==> flow/design.v <==
module control(
    input logic [6:0]op_cc, 
    input logic [2:0]fun3_c, 
    input logic [6:0]fun7_c, 
    input logic calu_br, 
    output logic cmem_wr, 
    output logic cbr, 
    output logic cmem_rd, 
    output logic creg_wr, 
    output logic cmem_reg, 
    output logic [5:0] calu_op, 
    output logic [2:0] cop_a, 
    output logic cop_b, 
    output logic i_type,  
    output logic r_type,
    output logic s_type,
    output logic sb_type,
    output logic u_type,
    output logic uj_type
);
    localparam  
                R_TYPE = 7'b0110011 , 
                R_TYPEW = 7'b0111011 , 
                I_TYPEL = 7'b0000011 , 
                I_TYPE = 7'b0010011 , 
                I_TYPEW = 7'b0011011 , 
                I_TYPEJ = 7'b1100111 , 
                I_TYPEE = 7'b1100111 , 
                S_TYPE = 7'b0100011 , 
                SB_TYPE = 7'b1100011 , 
                U_TYPE = 7'b0010111 , 
                UJ_TYPE = 7'b1101111 ; 
    assign creg_wr = ( (op_cc == R_TYPE) | (op_cc == R_TYPEW) | (op_cc == I_TYPE) | (op_cc == I_TYPEW)
                        | (op_cc == I_TYPEJ) | (op_cc == I_TYPEL) | (op_cc == U_TYPE) | (op_cc == UJ_TYPE)
                        | (op_cc == 7'h37)  
                      ) ? 1'b1 : 1'b0 ;
    assign cop_a = ( (op_cc == R_TYPE) | (op_cc == R_TYPEW) | (op_cc == I_TYPE) | (op_cc == I_TYPEW) | (op_cc == I_TYPEJ)
                        | (op_cc == I_TYPEL) | (op_cc == SB_TYPE)
                    ) ? 1'b1 : 1'b0 ;
    assign cop_b = ( (op_cc == R_TYPE) | (op_cc == R_TYPEW) | (op_cc == SB_TYPE) | (op_cc == S_TYPE)
                    ) ? 1'b1 : 1'b0 ;
    assign cmem_wr = (op_cc == S_TYPE) ? 1'b1 : 1'b0 ;
    assign cmem_rd = (op_cc == I_TYPEL) ? 1'b1 : 1'b0 ;
    assign cmem_reg = (op_cc == I_TYPEL) ? 1'b1 : 1'b0 ;
    assign cbr = (op_cc == SB_TYPE) && (calu_br == 1'b1) ? 1'b1 : 1'b0 ;
    assign i_type = ( (op_cc == I_TYPE) | (op_cc == I_TYPEE) | (op_cc == I_TYPEJ) | (op_cc == I_TYPEL)
                     | (op_cc == I_TYPEW) ) ? 1'b1 : 1'b0 ; 
    assign r_type = ( (op_cc == R_TYPE) | (op_cc == R_TYPEW) ) ? 1'b1 : 1'b0 ;
    assign s_type = (op_cc == S_TYPE) ? 1'b1 : 1'b0 ;
    assign sb_type = (op_cc == SB_TYPE) ? 1'b1 : 1'b0 ;
    assign u_type = (op_cc == U_TYPE) ? 1'b1 : 1'b0 ;
    assign uj_type = (op_cc == UJ_TYPE) ? 1'b1 : 1'b0 ;
    assign calu_op =   ((op_cc == 7'h03) && (fun3_c == 3'h0)) ? 6'd1 :  
                       ((op_cc == 7'h03) && (fun3_c == 3'h1)) ? 6'd2 :   
                       ((op_cc == 7'h03) && (fun3_c == 3'h2)) ? 6'd3 :   
                       ((op_cc == 7'h03) && (fun3_c == 3'h3)) ? 6'd4 :   
                       ((op_cc == 7'h03) && (fun3_c == 3'h4)) ? 6'd5 :   
                       ((op_cc == 7'h03) && (fun3_c == 3'h5)) ? 6'd6 :   
                       ((op_cc == 7'h03) && (fun3_c == 3'h6)) ? 6'd7 :   
                       ((op_cc == 7'h13) && (fun3_c == 3'h0)) ? 6'd8 :   
                       ((op_cc == 7'h13) && (fun3_c == 3'h1) && (fun7_c == 7'h0)) ? 6'd9 :   
                       ((op_cc == 7'h13) && (fun3_c == 3'h2)) ? 6'd10 :   
                       ((op_cc == 7'h13) && (fun3_c == 3'h3)) ? 6'd11 :   
                       ((op_cc == 7'h13) && (fun3_c == 3'h4)) ? 6'd12 :   
                       ((op_cc == 7'h13) && (fun3_c == 3'h5) && (fun7_c == 7'h00)) ? 6'd13 :   
                       ((op_cc == 7'h13) && (fun3_c == 3'h5) && (fun7_c == 7'h20)) ? 6'd14 :   
                       ((op_cc == 7'h13) && (fun3_c == 3'h6)) ? 6'd15 :   
                       ((op_cc == 7'h13) && (fun3_c == 3'h7)) ? 6'd16 :   
                       ((op_cc == 7'h17)) ? 6'd17 :   
                       ((op_cc == 7'h23) && (fun3_c == 3'h0)) ? 6'd18 :   
                       ((op_cc == 7'h23) && (fun3_c == 3'h1)) ? 6'd19 :   
                       ((op_cc == 7'h23) && (fun3_c == 3'h2)) ? 6'd20 :   
                       ((op_cc == 7'h23) && (fun3_c == 3'h3)) ? 6'd21 :   
                       ((op_cc == 7'h33) && (fun3_c == 3'h0) && (fun7_c == 7'h00)) ? 6'd22 :   
                       ((op_cc == 7'h33) && (fun3_c == 3'h0) && (fun7_c == 7'h20)) ? 6'd23 :   
                       ((op_cc == 7'h33) && (fun3_c == 3'h1) && (fun7_c == 7'h00)) ? 6'd24 :   
                       ((op_cc == 7'h33) && (fun3_c == 3'h2) && (fun7_c == 7'h00)) ? 6'd25 :   
                       ((op_cc == 7'h33) && (fun3_c == 3'h3) && (fun7_c == 7'h00)) ? 6'd26 :   
                       ((op_cc == 7'h33) && (fun3_c == 3'h4) && (fun7_c == 7'h00)) ? 6'd27 :   
                       ((op_cc == 7'h33) && (fun3_c == 3'h5) && (fun7_c == 7'h00)) ? 6'd28 :   
                       ((op_cc == 7'h33) && (fun3_c == 3'h5) && (fun7_c == 7'h20)) ? 6'd29 :   
                       ((op_cc == 7'h33) && (fun3_c == 3'h6) && (fun7_c == 7'h00)) ? 6'd30 :   
                       ((op_cc == 7'h33) && (fun3_c == 3'h7) && (fun7_c == 7'h00)) ? 6'd31 :   
                       ((op_cc == 7'h37)) ? 6'd32 :   
                       ((op_cc == 7'h63) && (fun3_c == 3'h0)) ? 6'd33 :   
                       ((op_cc == 7'h63) && (fun3_c == 3'h1)) ? 6'd34 :   
                       ((op_cc == 7'h63) && (fun3_c == 3'h4)) ? 6'd35 :   
                       ((op_cc == 7'h63) && (fun3_c == 3'h5)) ? 6'd36 :   
                       ((op_cc == 7'h63) && (fun3_c == 3'h6)) ? 6'd37 :   
                       ((op_cc == 7'h63) && (fun3_c == 3'h7)) ? 6'd38 :   
                       ((op_cc == 7'h67) && (fun3_c == 3'h0)) ? 6'd39 :   
                       ((op_cc == 7'h6F)) ? 6'd40 : 6'd0 ;  
endmodule
module imm_gen(
        input logic [31:0] instr,  
        output logic [31:0] imm  
    );
    always_comb begin
        imm = 32'd0;
        if (instr[6:0] == 7'h03 || instr[6:0] == 7'h13 || instr[6:0] == 7'h1B || instr[6:0] == 7'h67 || instr[6:0] == 7'h73)begin  
            imm = {{20{instr[31]}}, {instr [31:20]}};
        end
        else if (instr[6:0] == 7'h23)begin  
            imm = { {20{instr[31]}}, {instr [31:25],instr [11:7]}};
        end
        else if (instr[6:0] == 7'h63)begin  
            imm = { {19{instr[31]}},instr[31],instr[7],instr [30:25] ,instr[11:8],1'b0 };
        end
        else if (instr[6:0] == 7'h17 || instr[6:0] == 7'h37)begin  
            imm = {instr[31:12],12'b0};
        end
        else if (instr[6:0] == 7'h6F)begin  
            imm = { {11{instr[31]}}, instr[31], instr[19:12], instr[20], instr[30:21], 1'b0};
        end
    end
endmodule
module alu(
    input logic clk,
    input logic rst,  
    input logic [31:0] aop_a,
    input logic [31:0] aop_b,
    input logic [31:0] aimm,
    input logic [5:0] alu_op,
    input logic [31:0] apc,
    output logic cond,  
    output logic branch,
    output logic [31:0] result
);
always_comb begin
    cond = 1'b0;
    if (alu_op ==  6'd33)begin  
        if (aop_a == aop_b)begin
            cond = 1'b1;
        end 
    end
    if (alu_op ==  6'd34)begin  
        if (aop_a != aop_b)begin
            cond = 1'b1;
        end 
    end
    if (alu_op == 6'd35)begin  
        if ($signed(aop_a) < $signed(aop_b))begin
            cond = 1'b1;
        end 
    end
    if (alu_op == 6'd36)begin  
        if ($signed(aop_a) >= $signed(aop_b))begin
            cond = 1'b1;
        end     
    end
    if ($unsigned(alu_op) == $unsigned(6'd37))begin  
        if (aop_a < aop_b)begin
            cond = 1'b1;
        end 
    end
    if ($unsigned(alu_op) ==  $unsigned(6'd38))begin  
        if (aop_a >= aop_b)begin
            cond = 1'b1;
        end 
    end
end
always_ff @(posedge clk) begin
    if (rst == 1'b1)begin
        result <= 32'd0;
        branch <= 1'b0;
    end
    else begin
    branch <= cond;
    if (alu_op ==  6'd1)begin  
        result <= aop_a + aimm;
    end
    if (alu_op ==  6'd2)begin  
        result <= aop_a + aimm;
    end
    if (alu_op ==  6'd3)begin  
        result <= aop_a + aimm;
    end
    if (alu_op ==  6'd4)begin  
        result <= aop_a + aimm;
    end
    if (alu_op ==  6'd5)begin  
        result <= aop_a + aimm;
    end
    if (alu_op ==  6'd6)begin  
        result <= aop_a + aimm;
    end
    if (alu_op ==  6'd7)begin  
        result <= aop_a + aimm;
    end
    if (alu_op ==  6'd8)begin  
        result <= aop_a + aimm;
    end
    if (alu_op ==  6'd9)begin  
        result <= aop_a << aimm[4:0];
    end
    if (alu_op ==  6'd10)begin  
        result <= $signed(aop_a) < $signed(aimm) ? 32'd1 : 32'd0;
    end
    if ($unsigned(alu_op) == $unsigned(6'd11))begin  
        result <= aop_a < aimm ? 32'd1 : 32'd0;
    end
    if (alu_op ==  6'd12)begin  
        result <= aop_a ^ aimm;
    end
    if (alu_op ==  6'd13)begin  
        result <= aop_a >> aimm[4:0];
    end
    if (alu_op ==  6'd14)begin  
        result <= $signed(aop_a) >>> aimm[4:0];
    end
    if (alu_op ==  6'd15)begin  
        result <= aop_a | aimm;
    end
    if (alu_op ==  6'd16)begin  
        result <= aop_a & aimm;
    end
    if (alu_op ==  6'd17)begin  
        result <= apc + aimm;
    end
    if (alu_op ==  6'd18)begin  
        result <= aop_a + aimm;
    end
    if (alu_op ==  6'd19)begin  
        result <= aop_a + aimm;
    end
    if (alu_op ==  6'd20)begin  
        result <= aop_a + aimm;
    end
    if (alu_op ==  6'd21)begin  
        result <= aop_a + aimm;
    end
    if (alu_op ==  6'd22)begin  
        result <= aop_a + aop_b;
    end
    if (alu_op ==  6'd23)begin  
        result <= aop_a - aop_b;
    end
    if (alu_op ==  6'd24)begin  
        result <= aop_a << aop_b[4:0];
    end
    if (alu_op ==  6'd25)begin  
        result <= $signed(aop_a) < $signed(aop_b) ? 32'd1 : 32'd0;
    end
    if ($unsigned(alu_op) ==  $unsigned(6'd26))begin  
        result <= aop_a < aop_b ? 32'd1 : 32'd0;
    end
    if (alu_op ==  6'd27)begin  
        result <= aop_a ^ aop_b;
    end
    if (alu_op ==  6'd28)begin  
        result <= aop_a >> aop_b[4:0];
    end
    if (alu_op ==  6'd29)begin  
        result <= $signed(aop_a) >>> aop_b[4:0];
    end
    if (alu_op ==  6'd30)begin  
        result <= aop_a | aop_b;
    end
    if (alu_op ==  6'd31)begin  
        result <= aop_a & aop_b;
    end
    if (alu_op ==  6'd32)begin  
        result <= aimm;
    end
    if (alu_op ==  6'd39)begin  
        result <= apc + 32'd4;
    end
    if (alu_op ==  6'd40)begin  
        result <= apc + 32'd4;
    end
    end
end
endmodule
module ifu(
    input logic ibranch,  
    input logic i_typej,  
    input logic sb_type,  
    input logic uj_type,  
    input logic [31:0] iop_a,  
    input logic [31:0] imm,
    input logic [31:0] pci,  
    input logic clk, 
    input logic rst,  
    output logic [31:0] pc  
);
always_ff @(posedge clk) begin
    if (rst == 1'b1)begin
    pc <= 32'd0;
    end
    else if (sb_type == 1'b1 && ibranch == 1'b1)begin  
    pc <= pci + imm;
    end
    else if (i_typej == 1'b1)begin  
    pc <= (iop_a + imm) & 32'hFFFF_FFFE;
    end
    else if (uj_type == 1'b1)begin  
    pc <= pci + imm;
    end
    else begin
        pc <= pci + 32'd4;
    end
end
endmodule
module bolt_exec(
    input logic clk,
    input logic rst,  
    input logic [31:0] instr,  
    input logic [31:0] rs1,  
    input logic [31:0] rs2,  
    input logic [31:0] pc,  
    output logic [31:0] result,  
    output logic [31:0] next_pc,  
    output logic branch,  
    output logic reg_wr,  
    output logic mem_wr,  
    output logic mem_rd  
);
    logic cmem_wr, cbr, cmem_rd, creg_wr, cmem_reg, cop_b;
    logic [2:0] cop_a;
    logic [5:0] calu_op;
    logic i_type, r_type, s_type, sb_type, u_type, uj_type;
    logic [31:0] imm;
    logic cond;
    control u_control (
        .op_cc(instr[6:0]), .fun3_c(instr[14:12]), .fun7_c(instr[31:25]), .calu_br(cond),
        .cmem_wr(cmem_wr), .cbr(cbr), .cmem_rd(cmem_rd), .creg_wr(creg_wr), .cmem_reg(cmem_reg),
        .calu_op(calu_op), .cop_a(cop_a), .cop_b(cop_b),
        .i_type(i_type), .r_type(r_type), .s_type(s_type), .sb_type(sb_type), .u_type(u_type),
        .uj_type(uj_type)
    );
    imm_gen u_imm_gen (.instr(instr), .imm(imm));
    alu u_alu (
        .clk(clk), .rst(rst), .aop_a(rs1), .aop_b(rs2), .aimm(imm), .alu_op(calu_op), .apc(pc),
        .cond(cond), .branch(branch), .result(result)
    );
    ifu u_ifu (
        .ibranch(cbr), .i_typej(calu_op == 6'd39), .sb_type(sb_type), .uj_type(calu_op == 6'd40),
        .iop_a(rs1), .imm(imm), .pci(pc), .clk(clk), .rst(rst), .pc(next_pc)
    );
    always_ff @(posedge clk) begin
        if (rst == 1'b1)begin
            reg_wr <= 1'b0;
            mem_wr <= 1'b0;
            mem_rd <= 1'b0;
        end
        else begin
            reg_wr <= creg_wr;
            mem_wr <= cmem_wr;
            mem_rd <= cmem_rd;
        end
    end
endmodule
# From RTL to reports: bolt_exec
# What the tools print for bolt_exec, step after step.
# Line numbers count from 1 in the design file above.
# Operators carry their Yosys type and port widths (W data, S select, Z words).
# The mark -- stands for no value.
# setup
top_module	bolt_exec
clock_port	clk
lib	sky130hd
corner	tt_025C_1v80

# Word level
# Source: Yosys, flattened and elaborated, memories not mapped. Widths are those after wreduce. Registers that Yosys merges into a memory's read port (data or address) are not register bits. Print and check cells do not count.
# bits
ff_bits	68
out_inout_bits	68
wordCells	259
# op_classes
eq_ne	62
logic	14
muxes	103
compare	6
reduce_and_logical	57
n_addsub	5
shifts	6
# op_table
operator	n
$mux W32	42
$mux W6	40
$lt A32 B32 Y1	4
$add A32 B32 Y32	3
$eq A6 B5 Y1 const B	16
$ge A32 B32 Y1	2
$and A32 B32 Y32	2
$or A32 B32 Y32	2
$xor A32 B32 Y32	2
$shl A32 B5 Y32	2
$shr A32 B5 Y32	2
$sshr A32 B5 Y32	2
$eq A6 B6 Y1 const B	9
$logic_and A1 B1 Y1	49
$eq A6 B4 Y1 const B	8
$eq A7 B6 Y1 const B	5
$reduce_bool A34 Y1	1
$add A32 B3 Y32 const B	1
$sub A32 B32 Y32	1
$eq A32 B32 Y1	1
$ne A32 B32 Y1	1
$eq A7 B7 Y1 const B	4
$eq A6 B3 Y1 const B	4
$eq A7 B5 Y1 const B	3
$mux W1	21
$eq A3 B3 Y1 const B	4
$eq A6 B2 Y1 const B	2
$or A1 B1 Y1	8
# Other operator kinds: 7; their cells: 12.

# Depth
# Depth = most cells in a row (Yosys ltp): at word level without a register or memory, in the mapped netlist without a sequential cell, where the memories' decode and read muxes count.
# depth
word_depth	76
abc_area	0
mapped_depth	24
mapped_depth_nobuf	20

# After synthesis
# The flow's flattened synthesis, as Yosys stat reports it; memories are mapped. The netlist is that of the ABC_AREA named above (0 if unset); the other value can give another one.
# The area totals of this step are shown rounded.
# by_type
type	n
sky130_fd_sc_hd__ha_1	243
sky130_fd_sc_hd__a21oi_1	386
sky130_fd_sc_hd__dfxtp_1	68
sky130_fd_sc_hd__nand2_1	358
sky130_fd_sc_hd__o21ai_0	267
sky130_fd_sc_hd__nor2_1	349
sky130_fd_sc_hd__clkbuf_1	219
sky130_fd_sc_hd__nand3_1	161
sky130_fd_sc_hd__a211oi_1	106
sky130_fd_sc_hd__mux2i_1	72
sky130_fd_sc_hd__o211ai_1	91
sky130_fd_sc_hd__xnor2_1	72
sky130_fd_sc_hd__nor3_1	123
sky130_fd_sc_hd__inv_1	153
sky130_fd_sc_hd__a221oi_1	50
sky130_fd_sc_hd__a21o_1	56
sky130_fd_sc_hd__xor2_1	46
sky130_fd_sc_hd__o221ai_1	42
# Not listed: further types 94, cells in them 973.
# mapped
buffers	310
ffs	68
yosys_area_um2	25270
stdcells	3835
# By module: a second synthesis without flattening, with its own total; a netlist apart from the flattened one above.
# unflattened
hier_cells	4104
area_unflattened_um2	27550
# Rows give one instance, submodules left out.
# by_module
module	area_um2	instances	seq_area_um2	cells
alu	21010	1	660.6	3199
ifu	5044	1	640.6	677
control	769.5	1	0.0	124
imm_gen	605.6	1	0.0	93
bolt_exec	123.9	1	60.1	11

# Worst setup path after synthesis
# Path of least setup slack by OpenSTA after synthesis, without wires, with an ideal clock, recovery checks aside; 20% of the period is set as input and as output delay. Where synthesis merged equal registers, the netlist keeps one of their names.
# synth_timing
path_kind	input port to flip-flop
from	in instr[5]
to	reg u_alu.result[30]
setup_slack_ns	0.978
setup_time_ns	0.126
arrival_ns	5.396
path_delay_ns	4.222
tclk_ns	6.5
t_required_ns	6.374
stages	22
synth_period_reached_ns	5.522
# "path_delay_ns" = arrival - input delay + setup time.
# "stages": output pins that drive a net of the path, with the launching flip-flop's if there is one; two outputs of one cell count as two.
# "synth_period_reached_ns" is the clock period less the worst setup slack; recovery checks do not enter. This is arithmetic on one report: input and output delays are still those of the set period (20% each).
# Between the ends stands the longest chain of elaborated cells between them, by number of cells; it is not shown to be the way that was timed. Of several equally long chains one is given.
# Each line given opens the expression or statement behind the cell; cells for indexed reads and writes are added by Yosys, which also makes memories of some case tables.
# A register here has more assigning lines than the two given.
# synth_between
path_cell_list	sky130_fd_sc_hd__buf_2 -> sky130_fd_sc_hd__nor2b_1 -> sky130_fd_sc_hd__and3_1 -> sky130_fd_sc_hd__buf_2 -> sky130_fd_sc_hd__o21ai_2 -> sky130_fd_sc_hd__inv_2 -> sky130_fd_sc_hd__buf_2 -> sky130_fd_sc_hd__buf_2 -> sky130_fd_sc_hd__buf_2 -> sky130_fd_sc_hd__fa_1 -> sky130_fd_sc_hd__a21oi_1 -> sky130_fd_sc_hd__nand4b_1 -> sky130_fd_sc_hd__a21bo_2 -> sky130_fd_sc_hd__a21oi_1 -> sky130_fd_sc_hd__nor2_1 -> sky130_fd_sc_hd__o41ai_1 -> sky130_fd_sc_hd__a211oi_1 -> sky130_fd_sc_hd__o31ai_1 -> sky130_fd_sc_hd__xnor2_1 -> sky130_fd_sc_hd__nand2_1 -> sky130_fd_sc_hd__a41oi_1 -> sky130_fd_sc_hd__o21ai_0
elab_chain_cells	76
cone_cells	185
classes_between	2 x add/sub; 45 x eq/ne; 3 x shift; 79 x mux; 3 x logic; 53 x reduce/logical
# synth_lines
item	line_no	source
start, declared	307	input logic [31:0] instr,
$eq A7 B7 Y1	92	((op_cc == 7'h6F)) ? 6'd40 : 6'd0 ;
$mux W6	92
$mux W6	91	((op_cc == 7'h67) && (fun3_c == 3'h0)) ? 6'd39 :
$mux W6	90	((op_cc == 7'h63) && (fun3_c == 3'h7)) ? 6'd38 :
$mux W6	89	((op_cc == 7'h63) && (fun3_c == 3'h6)) ? 6'd37 :
$mux W6	88	((op_cc == 7'h63) && (fun3_c == 3'h5)) ? 6'd36 :
$mux W6	87	((op_cc == 7'h63) && (fun3_c == 3'h4)) ? 6'd35 :
[... 62 more ...]	--
$mux W32	250	if (alu_op ==  6'd28)begin
$mux W32	253	if (alu_op ==  6'd29)begin
$mux W32	256	if (alu_op ==  6'd30)begin
$mux W32	259	if (alu_op ==  6'd31)begin
$mux W32	262	if (alu_op ==  6'd32)begin
$mux W32	265	if (alu_op ==  6'd39)begin
$mux W32	268	if (alu_op ==  6'd40)begin
end, assigned	266	result <= apc + 32'd4;
end, assigned	269	result <= apc + 32'd4;
end, declared	127	output logic [31:0] result

# Path in the finished layout
# From the final timing report of flow run A: the path of least setup slack in the routed layout; clock arrival at registers is part of the times.
# layout_timing
path_kind	input port to flip-flop
from	in instr[29]
to	reg u_alu.result[30]
setup_time_ns	0.07
arrival_ns	6.35
stages	17
setup_slack_ns	0.50
tclk_ns	6.5
t_required_ns	6.84
# Between the ends stands the longest chain of elaborated cells between them, by number of cells; it is not shown to be the way that was timed. Of several equally long chains one is given.
# A register here has more assigning lines than the two given.
# layout_between
path_cell_list	sky130_fd_sc_hd__clkdlybuf4s50_1 -> sky130_fd_sc_hd__nor4_4 -> sky130_fd_sc_hd__buf_4 -> sky130_fd_sc_hd__and4_1 -> sky130_fd_sc_hd__buf_4 -> sky130_fd_sc_hd__nand2_1 -> sky130_fd_sc_hd__nand2_1 -> sky130_fd_sc_hd__buf_4 -> sky130_fd_sc_hd__a211oi_1 -> sky130_fd_sc_hd__o32ai_2 -> sky130_fd_sc_hd__o221a_2 -> sky130_fd_sc_hd__buf_4 -> sky130_fd_sc_hd__a21oi_1 -> sky130_fd_sc_hd__buf_4 -> sky130_fd_sc_hd__o221ai_1 -> sky130_fd_sc_hd__a21oi_1 -> sky130_fd_sc_hd__o21ai_0
elab_chain_cells	68
cone_cells	122
classes_between	2 x add/sub; 35 x eq/ne; 70 x mux; 15 x reduce/logical
# layout_lines
item	line_no	source
start, declared	307	input logic [31:0] instr,
$logic_not A7 Y1	83	((op_cc == 7'h33) && (fun3_c == 3'h7) && (fun7_c == 7'h00)) ? 6'd31 :
$logic_and A1 B1 Y1	83
$mux W6	83
$mux W6	82	((op_cc == 7'h33) && (fun3_c == 3'h6) && (fun7_c == 7'h00)) ? 6'd30 :
$mux W6	81	((op_cc == 7'h33) && (fun3_c == 3'h5) && (fun7_c == 7'h20)) ? 6'd29 :
$mux W6	80	((op_cc == 7'h33) && (fun3_c == 3'h5) && (fun7_c == 7'h00)) ? 6'd28 :
$mux W6	79	((op_cc == 7'h33) && (fun3_c == 3'h4) && (fun7_c == 7'h00)) ? 6'd27 :
[... 54 more ...]	--
$mux W32	250	if (alu_op ==  6'd28)begin
$mux W32	253	if (alu_op ==  6'd29)begin
$mux W32	256	if (alu_op ==  6'd30)begin
$mux W32	259	if (alu_op ==  6'd31)begin
$mux W32	262	if (alu_op ==  6'd32)begin
$mux W32	265	if (alu_op ==  6'd39)begin
$mux W32	268	if (alu_op ==  6'd40)begin
end, assigned	266	result <= apc + 32'd4;
end, assigned	269	result <= apc + 32'd4;
end, declared	127	output logic [31:0] result

# Stored flow runs of bolt_exec (3 of them; Yosys, OpenROAD, sky130hd). They differ in their settings and are not a sequence. Constraints: input delay and output delay 20% of the set period each, output load 0.01 pF.
# "timing.worst_path_ns" = time allowed to the worst setup path (clock period - input delay - output delay, where it has them) - its slack; a late launch clock adds to it, a late capture clock takes from it.
# "totalPower_mw": no workload was simulated; the value follows from the tool's default switching activity.
# Values from the reports are rounded here.
# Settings: - = not set for that run.
# A result given as - is not shown for that run.
stored run	CELL_PAD_IN_SITES_DETAIL_PLACEMENT	CORE_UTILIZATION	MAX_ROUTING_LAYER	PLACE_DENSITY_LB_ADDON	SETUP_SLACK_MARGIN	period_ns	CAP_MARGIN	CORE_MARGIN	SLEW_MARGIN	CELL_PAD_IN_SITES_GLOBAL_PLACEMENT	GPL_TIMING_DRIVEN	MIN_ROUTING_LAYER	PLACE_DENSITY	TNS_END_PERCENT	ABC_AREA	CTS_CLUSTER_SIZE	yosys_chip_area_um2	total_die_area_um2	post_route_stdcell_area_um2	utilization_pct	fin_ws_ns	tns_setup_ns	hold_ws_ns	totalPower_mw	timing.worst_path_ns	worst_path_kind
flow run A	2	28	met4	0.13	0.5	6.5	20	2	20	-	-	-	-	-	-	-	25270	92680	34900	38.9	0.498	0.000	0.516	3.621	4.70	input port to flip-flop
flow run B	-	52	met4	-	-	7.5	20	2	20	2	0	met2	0.9	65	-	-	-	-	-	-	-	-	-	-	-	-
flow run C	-	28	-	-	0.5	8.15	40	8	20	2	0	-	-	60	1	52	24390	96800	28880	33.4	0.624	0.000	0.494	2.371	5.90	input port to flip-flop
# Flow run B: stopped before the end: placement reported GPL-0301
